==> flow/design.v <==
`default_nettype none
module busBridge3
  (i_CLK,
   i_rst,
   i_dataRx,
   i_strobeRx,
   o_dataTx,
   i_strobeTx,
   i_strobeSync,
   o_busAddr,
   o_busData,
   i_busData,
   o_busWe,
   o_busRe,
   i_busAck  
   );
   input wire   i_CLK;      
   input wire   i_rst;  
   input wire [7:0] i_dataRx;
   input wire 	    i_strobeRx;  
   output wire [7:0] o_dataTx;
   input wire 	     i_strobeTx;  
   input wire 	     i_strobeSync;
   output reg [31:0] o_busAddr;
   output reg [31:0] o_busData;
   input wire [31:0] i_busData;
   output reg 	     o_busWe;   
   output reg 	     o_busRe;
   input wire 	     i_busAck;
   localparam STROBE_TX_DELAY = 32'd2;  
   reg 		     pendingRead;
   reg [15:0] 	     readMargin;
   reg [15:0] 	     readMarginMin;
   reg [31:0] 	     shiftIn;
   wire [31:0] 	     nextShiftIn = {i_dataRx, shiftIn[31:8]};
   reg [31:0] 	     shiftOut;
   wire [31:0] 	     nextShiftOut = {8'd0, shiftOut[31:8]};
   assign o_dataTx = shiftOut[7:0];
   localparam STATE_IDLE = 8'd0;
   localparam STATE_ADDRINC = 8'd1;
   localparam STATE_WORDWIDTH = 8'd2;
   localparam STATE_NWORDS = 8'd3;
   localparam STATE_ADDRWRITE = 8'd4;
   localparam STATE_WRITE = 8'd5;
   localparam STATE_ADDRREAD = 8'd6;
   localparam STATE_READ = 8'd7;
   localparam STATE_MARGIN = 8'd8;
   reg [1:0] 	     nRemMinusOne;
   reg [7:0] 	     state;
   reg [31:0] 	     addr;
   reg [7:0] 	     config_addrInc;
   reg [1:0] 	     config_wordwidthMinusOne;
   reg [15:0] 	     config_nWordsMinusOne;
   reg [15:0] 	     countNWords;
   task doRead(input [31:0] newAddr, input[15:0] paramCountMinusOne);
      begin
	 o_busRe <= 1'b1;
	 o_busAddr <= newAddr;
	 pendingRead <= 1'b1;
	 addr <= newAddr + {24'd0, config_addrInc};
	 readMargin <= 16'd0;	 
	 if (paramCountMinusOne == 16'd0) begin
	    state <= STATE_IDLE;
	    nRemMinusOne <= 2'd0;		 
	    countNWords <= 16'dx;		 
	 end else begin
	    countNWords <= paramCountMinusOne - 16'd1;
	    state <= STATE_READ;
	    nRemMinusOne <= config_wordwidthMinusOne;		 
	 end
      end
   endtask   
   always @(posedge i_CLK) begin
      o_busWe <= 1'b0;
      o_busRe <= 1'b0;      
      o_busAddr <= 32'bx;      
      o_busData <= 32'bx;      
      readMargin <= (readMargin == 16'hFFFF) ? readMargin : readMargin + 16'd1;
      if (i_strobeTx) begin
	 shiftOut 	<= nextShiftOut;
	 if (pendingRead)
	   readMarginMin <= 16'd0;  
	 else
	   readMarginMin <= readMargin < readMarginMin ? readMargin : readMarginMin;  
      end
      if (i_busAck & pendingRead) begin
	 shiftOut <= i_busData;
	 pendingRead <= 1'b0;
	 readMargin <= 16'd0;
      end
      if (i_strobeRx) begin
	 shiftIn <= nextShiftIn;
	 nRemMinusOne <= nRemMinusOne - 2'd1;
	 if (nRemMinusOne == 2'd0) begin
	    case (state)
	      STATE_IDLE: begin
		 case (i_dataRx)
		   STATE_ADDRWRITE: begin
		      state <= i_dataRx; 
		      nRemMinusOne <= 2'd3;
		   end
		   STATE_WRITE: begin
		      state <= i_dataRx;
		      countNWords <= config_nWordsMinusOne;
		      nRemMinusOne <= config_wordwidthMinusOne;      
		   end
		   STATE_ADDRREAD: begin
		      state <= i_dataRx; 
		      nRemMinusOne <= 2'd3;
		   end
		   STATE_ADDRINC: begin
		      state <= i_dataRx; 
		      nRemMinusOne <= 2'd0;
		   end
		   STATE_WORDWIDTH: begin 
		      state <= i_dataRx; 
		      nRemMinusOne <= 2'd0;
		   end
		   STATE_NWORDS: begin 
		      state <= i_dataRx; 
		      nRemMinusOne <= 2'd1;
		   end
		   STATE_READ: begin
		      doRead(addr, config_nWordsMinusOne);
		   end
		   STATE_MARGIN: begin
		      state <= i_dataRx; 
		      nRemMinusOne <= 2'd0;
		      if (pendingRead) begin
			 shiftOut <= 16'd0;
			 pendingRead <= 1'b0;
		      end else begin
			 shiftOut <= (readMarginMin < STROBE_TX_DELAY) ? 32'd0 : readMarginMin - STROBE_TX_DELAY;
		      end
		      readMarginMin <= 16'hFFFF;
		   end
		   default: begin 
		      state <= STATE_IDLE;
		      nRemMinusOne <= 2'd0;
		   end
		 endcase
	      end
	      STATE_ADDRWRITE: begin 
		 addr <= nextShiftIn;
		 state <= STATE_WRITE;
		 countNWords <= config_nWordsMinusOne;
		 nRemMinusOne <= config_wordwidthMinusOne;      
	      end
	      STATE_ADDRREAD: begin
		 doRead(nextShiftIn, config_nWordsMinusOne);
	      end
	      STATE_ADDRINC: begin 
		 config_addrInc <= nextShiftIn[31:24];
		 state <= STATE_IDLE;
		 nRemMinusOne <= 2'd0;
	      end
	      STATE_WORDWIDTH: begin
		 config_wordwidthMinusOne <= nextShiftIn[31:24];
		 state <= STATE_IDLE;
		 nRemMinusOne <= 2'd0;
	      end
	      STATE_NWORDS: begin
		 config_nWordsMinusOne <= nextShiftIn[31:16];
		 state <= STATE_IDLE;
		 nRemMinusOne <= 2'd0;
	      end
	      STATE_WRITE: begin
		 o_busWe <= 1'b1;
		 o_busAddr <= addr;		 
		 case (config_wordwidthMinusOne)
		   2'd0: o_busData <= {24'd0, nextShiftIn[31:24]};		   
		   2'd1: o_busData <= {16'd0, nextShiftIn[31:16]};
		   2'd2: o_busData <= {8'd0, nextShiftIn[31:8]};
		   2'd3: o_busData <= nextShiftIn;
		 endcase
		 addr <= addr + {24'd0, config_addrInc};
		 if (countNWords == 16'd0) begin
		    state <= STATE_IDLE;
		    nRemMinusOne <= 2'd0;		 
		    countNWords <= 16'dx;		 
		 end else begin
		    countNWords <= countNWords - 16'd1;
		    nRemMinusOne <= config_wordwidthMinusOne;		 
		 end
	      end
	      STATE_READ: begin
		 doRead(addr, countNWords);
	      end
	      STATE_MARGIN: begin
		 state <= STATE_IDLE;
		 nRemMinusOne <= 2'd0;		 	      
	      end
	      default: begin
		 state <= STATE_IDLE;
		 nRemMinusOne <= 2'd0;		 	      
	      end
	    endcase
	 end  
      end  
      if (i_strobeSync) begin
	 state <= STATE_IDLE;
	 nRemMinusOne <= 2'd0;
	 pendingRead <= 1'b0;	 
      end
      if (i_rst) begin
	 o_busWe <= 1'b0;
	 o_busRe <= 1'b0;
	 o_busAddr <= 32'd0;
	 pendingRead <= 1'b0;
	 readMargin <= 16'hFFFF;
	 readMarginMin <= 16'hFFFF;
	 shiftIn <= 32'd0;
	 shiftOut <= 32'd0;
	 nRemMinusOne <= 2'd0;
	 state <= STATE_IDLE;
	 addr <= 32'd0;
	 config_addrInc <= 8'd1;
	 config_wordwidthMinusOne <= 2'd3;
	 config_nWordsMinusOne <= 16'd0;
	 countNWords <= 16'd0;
      end
   end   
endmodule
Step by step through the tools: busBridge3
What the tools print for busBridge3, step after step.
Line numbers count from 1 in the design file above.
Operators: Yosys type, input widths -> output width; for muxes data width and select width s.
{"block": "inputs", "top_module": "busBridge3", "clk_port": "i_CLK", "lib": "sky130hd", "corner": "tt_025C_1v80"}

Word level
Source: Yosys, flattened and elaborated, memories not mapped. Widths are those after wreduce. Registers that Yosys merges into a memory's read port (data or address) are not register bits. Print and check cells do not count. Equal cells are merged and count once.
{"block": "bits", "out_inout_bits": 74, "inputBits": 46, "ff_bits": 247}
{"block": "op_classes", "n_addsub": 7, "cmp": 2, "n_mux": 54, "n_logic": 3, "n_eq": 22, "n_reduce_logical": 19}
{"block": "ops", "op": "$mux 32", "count": 15}
{"block": "ops", "op": "$pmux 32 s4", "count": 2}
{"block": "ops", "op": "$mux 16", "count": 14}
{"block": "ops", "op": "$pmux 32 s3", "count": 1}
{"block": "ops", "op": "$add 32x8->32", "count": 2}
{"block": "ops", "op": "$eq 8x3->1 const B", "count": 8}
{"block": "ops", "op": "$pmux 16 s4", "count": 1}
{"block": "ops", "op": "$pmux 16 s2", "count": 2}
{"block": "ops", "op": "$pmux 8 s5", "count": 1}
{"block": "ops", "op": "$sub 16x1->16 const B", "count": 2}
{"block": "ops", "op": "$logic_not 16->1", "count": 2}
{"block": "ops", "op": "$eq 8x2->1 const B", "count": 4}
{"block": "ops", "op": "$sub 16x2->17 const B", "count": 1}
{"block": "ops", "op": "$add 16x1->16 const B", "count": 1}
{"block": "ops", "op": "$lt 16x16->1", "count": 1}
{"block": "ops", "op": "$eq 16x16->1 const B", "count": 1}
{"block": "ops", "op": "$lt 16x2->1 const B", "count": 1}
{"block": "ops", "op": "$eq 8x1->1 const B", "count": 2}
{"block": "ops", "op": "$pmux 8 s2", "count": 1}
{"block": "ops", "op": "$pmux 2 s4", "count": 2}
{"block": "ops", "op": "$reduce_and 3->1", "count": 4}
{"block": "ops", "op": "$reduce_or 2->1", "count": 4}
{"block": "ops", "op": "$reduce_and 4->1", "count": 2}
{"block": "ops", "op": "$eq 8x4->1 const B", "count": 1}
{"block": "ops", "op": "$logic_not 8->1", "count": 1}
{"block": "ops", "op": "$mux 8", "count": 1}
{"block": "ops", "op": "$reduce_or 7->1", "count": 1}
{"block": "ops", "op": "$mux 3", "count": 2}
Other operator kinds: 14; their cells: 27.

Depth
Depth = most cells in a row (Yosys ltp): at word level without a register or memory, in the mapped netlist without a sequential cell, where the memories' decode and read muxes count.
{"block": "logic_depth", "ltp_word": 8, "ABC_AREA": 0, "mapped_depth": 19}

Mapped cells and area
The flow's flattened synthesis, as Yosys stat reports it; memories are mapped. The netlist is that of the ABC_AREA named above (0 if unset); the other value can give another one.
Totals and module areas in this step are rounded.
{"block": "mapped", "ffs": 239, "mapped_area_um2": 13000, "buf_cells": 134, "cells": 1588, "seqArea_um2": 4785}
{"block": "types", "type": "sky130_fd_sc_hd__dfxtp_1", "count": 239, "type_area_um2": 4.78E+03}
{"block": "types", "type": "sky130_fd_sc_hd__mux2i_1", "count": 108, "type_area_um2": 1.08E+03}
{"block": "types", "type": "sky130_fd_sc_hd__nand2_1", "count": 169, "type_area_um2": 634.358}
{"block": "types", "type": "sky130_fd_sc_hd__a21oi_1", "count": 115, "type_area_um2": 575.552}
{"block": "types", "type": "sky130_fd_sc_hd__nor2_1", "count": 153, "type_area_um2": 574.301}
{"block": "types", "type": "sky130_fd_sc_hd__o21ai_0", "count": 89, "type_area_um2": 445.427}
{"block": "types", "type": "sky130_fd_sc_hd__clkbuf_1", "count": 101, "type_area_um2": 379.114}
{"block": "types", "type": "sky130_fd_sc_hd__ha_1", "count": 28, "type_area_um2": 350.336}
{"block": "types", "type": "sky130_fd_sc_hd__mux2_2", "count": 27, "type_area_um2": 304.042}
{"block": "types", "type": "sky130_fd_sc_hd__xnor2_1", "count": 32, "type_area_um2": 280.269}
{"block": "types", "type": "sky130_fd_sc_hd__a211oi_1", "count": 28, "type_area_um2": 210.202}
{"block": "types", "type": "sky130_fd_sc_hd__nand3_1", "count": 41, "type_area_um2": 205.197}
{"block": "types", "type": "sky130_fd_sc_hd__nor3_1", "count": 41, "type_area_um2": 205.197}
{"block": "types", "type": "sky130_fd_sc_hd__nor4_1", "count": 31, "type_area_um2": 193.936}
{"block": "types", "type": "sky130_fd_sc_hd__nand4_1", "count": 28, "type_area_um2": 175.168}
{"block": "types", "type": "sky130_fd_sc_hd__xor2_1", "count": 19, "type_area_um2": 166.41}
{"block": "types", "type": "sky130_fd_sc_hd__a31oi_1", "count": 23, "type_area_um2": 143.888}
{"block": "types", "type": "sky130_fd_sc_hd__o221ai_1", "count": 16, "type_area_um2": 140.134}
Other cell types: 64; their cells: 300.

Timing after synthesis
Path of least setup slack by OpenSTA after synthesis, without wires, with an ideal clock, recovery checks aside; 20% of the period is set as input and as output delay. Where synthesis merged equal registers, the netlist keeps one of their names.
{"block": "synth_timing", "path_kind": "register -> register", "start": "register state[0]", "end": "register addr[10]", "path_delay_ns": 4.539, "setup_time_ns": 0.133, "arrival_time_ns": 4.406, "required_time_ns": 4.867, "n_path_buf": 5, "stages": 19, "period_ns": 5.0, "setup_slack_ns": 0.460, "period_less_setup_slack_ns": 4.54}
"path_delay_ns" = arrival - input delay + setup time.
"stages" counts driving pins, that of a launching flip-flop among them; a cell with two outputs on the path counts twice.
"period_less_setup_slack_ns" is the clock period less the worst setup slack; recovery checks do not enter. This is arithmetic on one report: input and output delays are still those of the set period (20% each).
Between the ends stands the longest chain of elaborated cells between them, by number of cells; it is not shown to be the way that was timed. Of several equally long chains one is given.
A line is the first line of the expression or statement that the cell stems from. Yosys adds cells for indexed reads and writes and turns some case tables into memories.
At most two assigning lines are given for a register; there are more.
{"block": "synth_between", "path_cell_list": "sky130_fd_sc_hd__dfxtp_1 -> sky130_fd_sc_hd__clkbuf_1 -> sky130_fd_sc_hd__nor4b_2 -> sky130_fd_sc_hd__nand2_1 -> sky130_fd_sc_hd__clkbuf_1 -> sky130_fd_sc_hd__clkbuf_1 -> sky130_fd_sc_hd__buf_1 -> sky130_fd_sc_hd__clkbuf_1 -> sky130_fd_sc_hd__nand2_1 -> sky130_fd_sc_hd__nand2_1 -> sky130_fd_sc_hd__ha_1 -> sky130_fd_sc_hd__fa_1 -> sky130_fd_sc_hd__a211oi_1 -> sky130_fd_sc_hd__nor2_1 -> sky130_fd_sc_hd__o41ai_1 -> sky130_fd_sc_hd__a21o_1 -> sky130_fd_sc_hd__mux2_2 -> sky130_fd_sc_hd__a211oi_1 -> sky130_fd_sc_hd__nor4_1", "elab_chain_len": 4, "cone_cells": 10, "cone_lines": 1, "cone_classes": "eq/ne (5); mux (1); reduce/logical (4)"}
{"block": "synth_rtl", "element": "start: declaration", "line": 49, "rtl": "reg [7:0] state;"}
{"block": "synth_rtl", "element": "start: assignment", "line": 99, "rtl": "state <= i_dataRx;"}
{"block": "synth_rtl", "element": "start: assignment", "line": 103, "rtl": "state <= i_dataRx;"}
{"block": "synth_rtl", "element": "$eq 8x3->1", "line": 95, "rtl": "case (state)"}
{"block": "synth_rtl", "element": "$reduce_or 2->1"}
{"block": "synth_rtl", "element": "$reduce_bool 4->1"}
{"block": "synth_rtl", "element": "$reduce_and 4->1"}
{"block": "synth_rtl", "element": "end: assignment", "line": 144, "rtl": "addr <= nextShiftIn;"}
{"block": "synth_rtl", "element": "end: assignment", "line": 176, "rtl": "addr <= addr + {24'd0, config_addrInc};"}
{"block": "synth_rtl", "element": "end: declaration", "line": 50, "rtl": "reg [31:0] addr;"}

Worst path after layout
Path of least setup slack in the final report of run A (OpenROAD, finished layout, wires in). Where an end is a register, its clock arrival counts in the times.
{"block": "layout_timing", "path_kind": "register -> register", "start": "register state[6]", "end": "register addr[26]", "required_time_ns": 5.12, "stages": 18, "setup_slack_ns": 1.11, "arrival_time_ns": 4.01, "n_path_buf": 5, "setup_time_ns": 0.09, "period_ns": 4.66}
Between the ends stands the longest chain of elaborated cells between them, by number of cells; it is not shown to be the way that was timed. Of several equally long chains one is given.
At most two assigning lines are given for a register; there are more.
{"block": "layout_between", "path_cell_list": "sky130_fd_sc_hd__dfxtp_4 -> sky130_fd_sc_hd__or4_4 -> sky130_fd_sc_hd__nor3_4 -> sky130_fd_sc_hd__buf_12 -> sky130_fd_sc_hd__buf_6 -> sky130_fd_sc_hd__nand2_4 -> sky130_fd_sc_hd__nand2_4 -> sky130_fd_sc_hd__ha_4 -> sky130_fd_sc_hd__a211oi_4 -> sky130_fd_sc_hd__nor2_4 -> sky130_fd_sc_hd__o41ai_4 -> sky130_fd_sc_hd__buf_4 -> sky130_fd_sc_hd__a2111oi_4 -> sky130_fd_sc_hd__buf_4 -> sky130_fd_sc_hd__buf_12 -> sky130_fd_sc_hd__a31o_2 -> sky130_fd_sc_hd__o21ai_1 -> sky130_fd_sc_hd__a31oi_1", "elab_chain_len": 4, "cone_cells": 10, "cone_lines": 1, "cone_classes": "eq/ne (5); mux (1); reduce/logical (4)"}
{"block": "layout_rtl", "element": "start: declaration", "line": 49, "rtl": "reg [7:0] state;"}
{"block": "layout_rtl", "element": "start: assignment", "line": 99, "rtl": "state <= i_dataRx;"}
{"block": "layout_rtl", "element": "start: assignment", "line": 103, "rtl": "state <= i_dataRx;"}
{"block": "layout_rtl", "element": "$eq 8x3->1", "line": 95, "rtl": "case (state)"}
{"block": "layout_rtl", "element": "$reduce_or 2->1"}
{"block": "layout_rtl", "element": "$reduce_bool 4->1"}
{"block": "layout_rtl", "element": "$reduce_and 4->1"}
{"block": "layout_rtl", "element": "end: assignment", "line": 144, "rtl": "addr <= nextShiftIn;"}
{"block": "layout_rtl", "element": "end: assignment", "line": 176, "rtl": "addr <= addr + {24'd0, config_addrInc};"}
{"block": "layout_rtl", "element": "end: declaration", "line": 50, "rtl": "reg [31:0] addr;"}

Ticket comment

Record of 3 stored runs of the RTL-to-layout flow on busBridge3, platform sky130hd. The runs are unordered. Constraints: input delay and output delay 20% of the set period each, output load 0.01 pF.
"period_less_ws_ns" is the run's clock period less its worst setup slack. It is reckoned from that one timing run; input and output delays stay at 20% of the period that was set.
"worst_path_ns" is the time allowed to the run's worst setup path (the clock period less input and output delay, where it has them) less its slack. Clock arrival times count: a late capture clock shortens it, a late launch clock lengthens it.
By "fin_power_mw" is meant OpenSTA's value without simulated activity: inputs other than the clock are taken to toggle once in ten clock periods, and the tool carries that through the logic.
Results are given in rounded form.

{"run": "run A", "settings": { "ABC_AREA": 0, "CAP_MARGIN": 5, "CELL_PAD_IN_SITES_GLOBAL_PLACEMENT": 1, "CORE_UTILIZATION": 58, "CTS_CLUSTER_DIAMETER": 251, "CTS_CLUSTER_SIZE": 80, "GPL_ROUTABILITY_DRIVEN": 0, "MIN_ROUTING_LAYER": "met1", "PLACE_DENSITY_LB_ADDON": 0.04, "SETUP_SLACK_MARGIN": 1.33, "TNS_END_PERCENT": 65, "period_ns": 4.66, "CORE_MARGIN": 2, "SLEW_MARGIN": 20 }, "results": { "period_less_ws_ns": 3.548, "synthArea_um2": 13000, "worst_path_ns": 3.55, "path_kind": "register -> register", "cell_area_final_um2": 15390, "fin_power_mw": 4.429, "design_die_area_um2": 23630, "timing.setup.ws_ns": 1.112 }}
{"run": "run B", "settings": { "CORE_UTILIZATION": 40, "period_ns": 5.0, "CAP_MARGIN": 20, "CORE_MARGIN": 2, "SLEW_MARGIN": 20 }, "results": { "period_less_ws_ns": 4.639, "synthArea_um2": 13000, "worst_path_ns": 4.64, "path_kind": "register -> register", "cell_area_final_um2": 15470, "fin_power_mw": 5.432, "design_die_area_um2": 33960, "timing.setup.ws_ns": 0.361 }}
{"run": "run C", "settings": { "CAP_MARGIN": 20, "CELL_PAD_IN_SITES_DETAIL_PLACEMENT": 0, "CELL_PAD_IN_SITES_GLOBAL_PLACEMENT": 0, "CORE_MARGIN": 6, "CORE_UTILIZATION": 29, "SETUP_SLACK_MARGIN": 0.42, "TNS_END_PERCENT": 45, "period_ns": 4.01, "SLEW_MARGIN": 20 }, "results": { "period_less_ws_ns": 3.550, "synthArea_um2": 13000, "worst_path_ns": 3.55, "path_kind": "register -> register", "cell_area_final_um2": 16090, "fin_power_mw": 6.975, "design_die_area_um2": 50050, "timing.setup.ws_ns": 0.460 }}
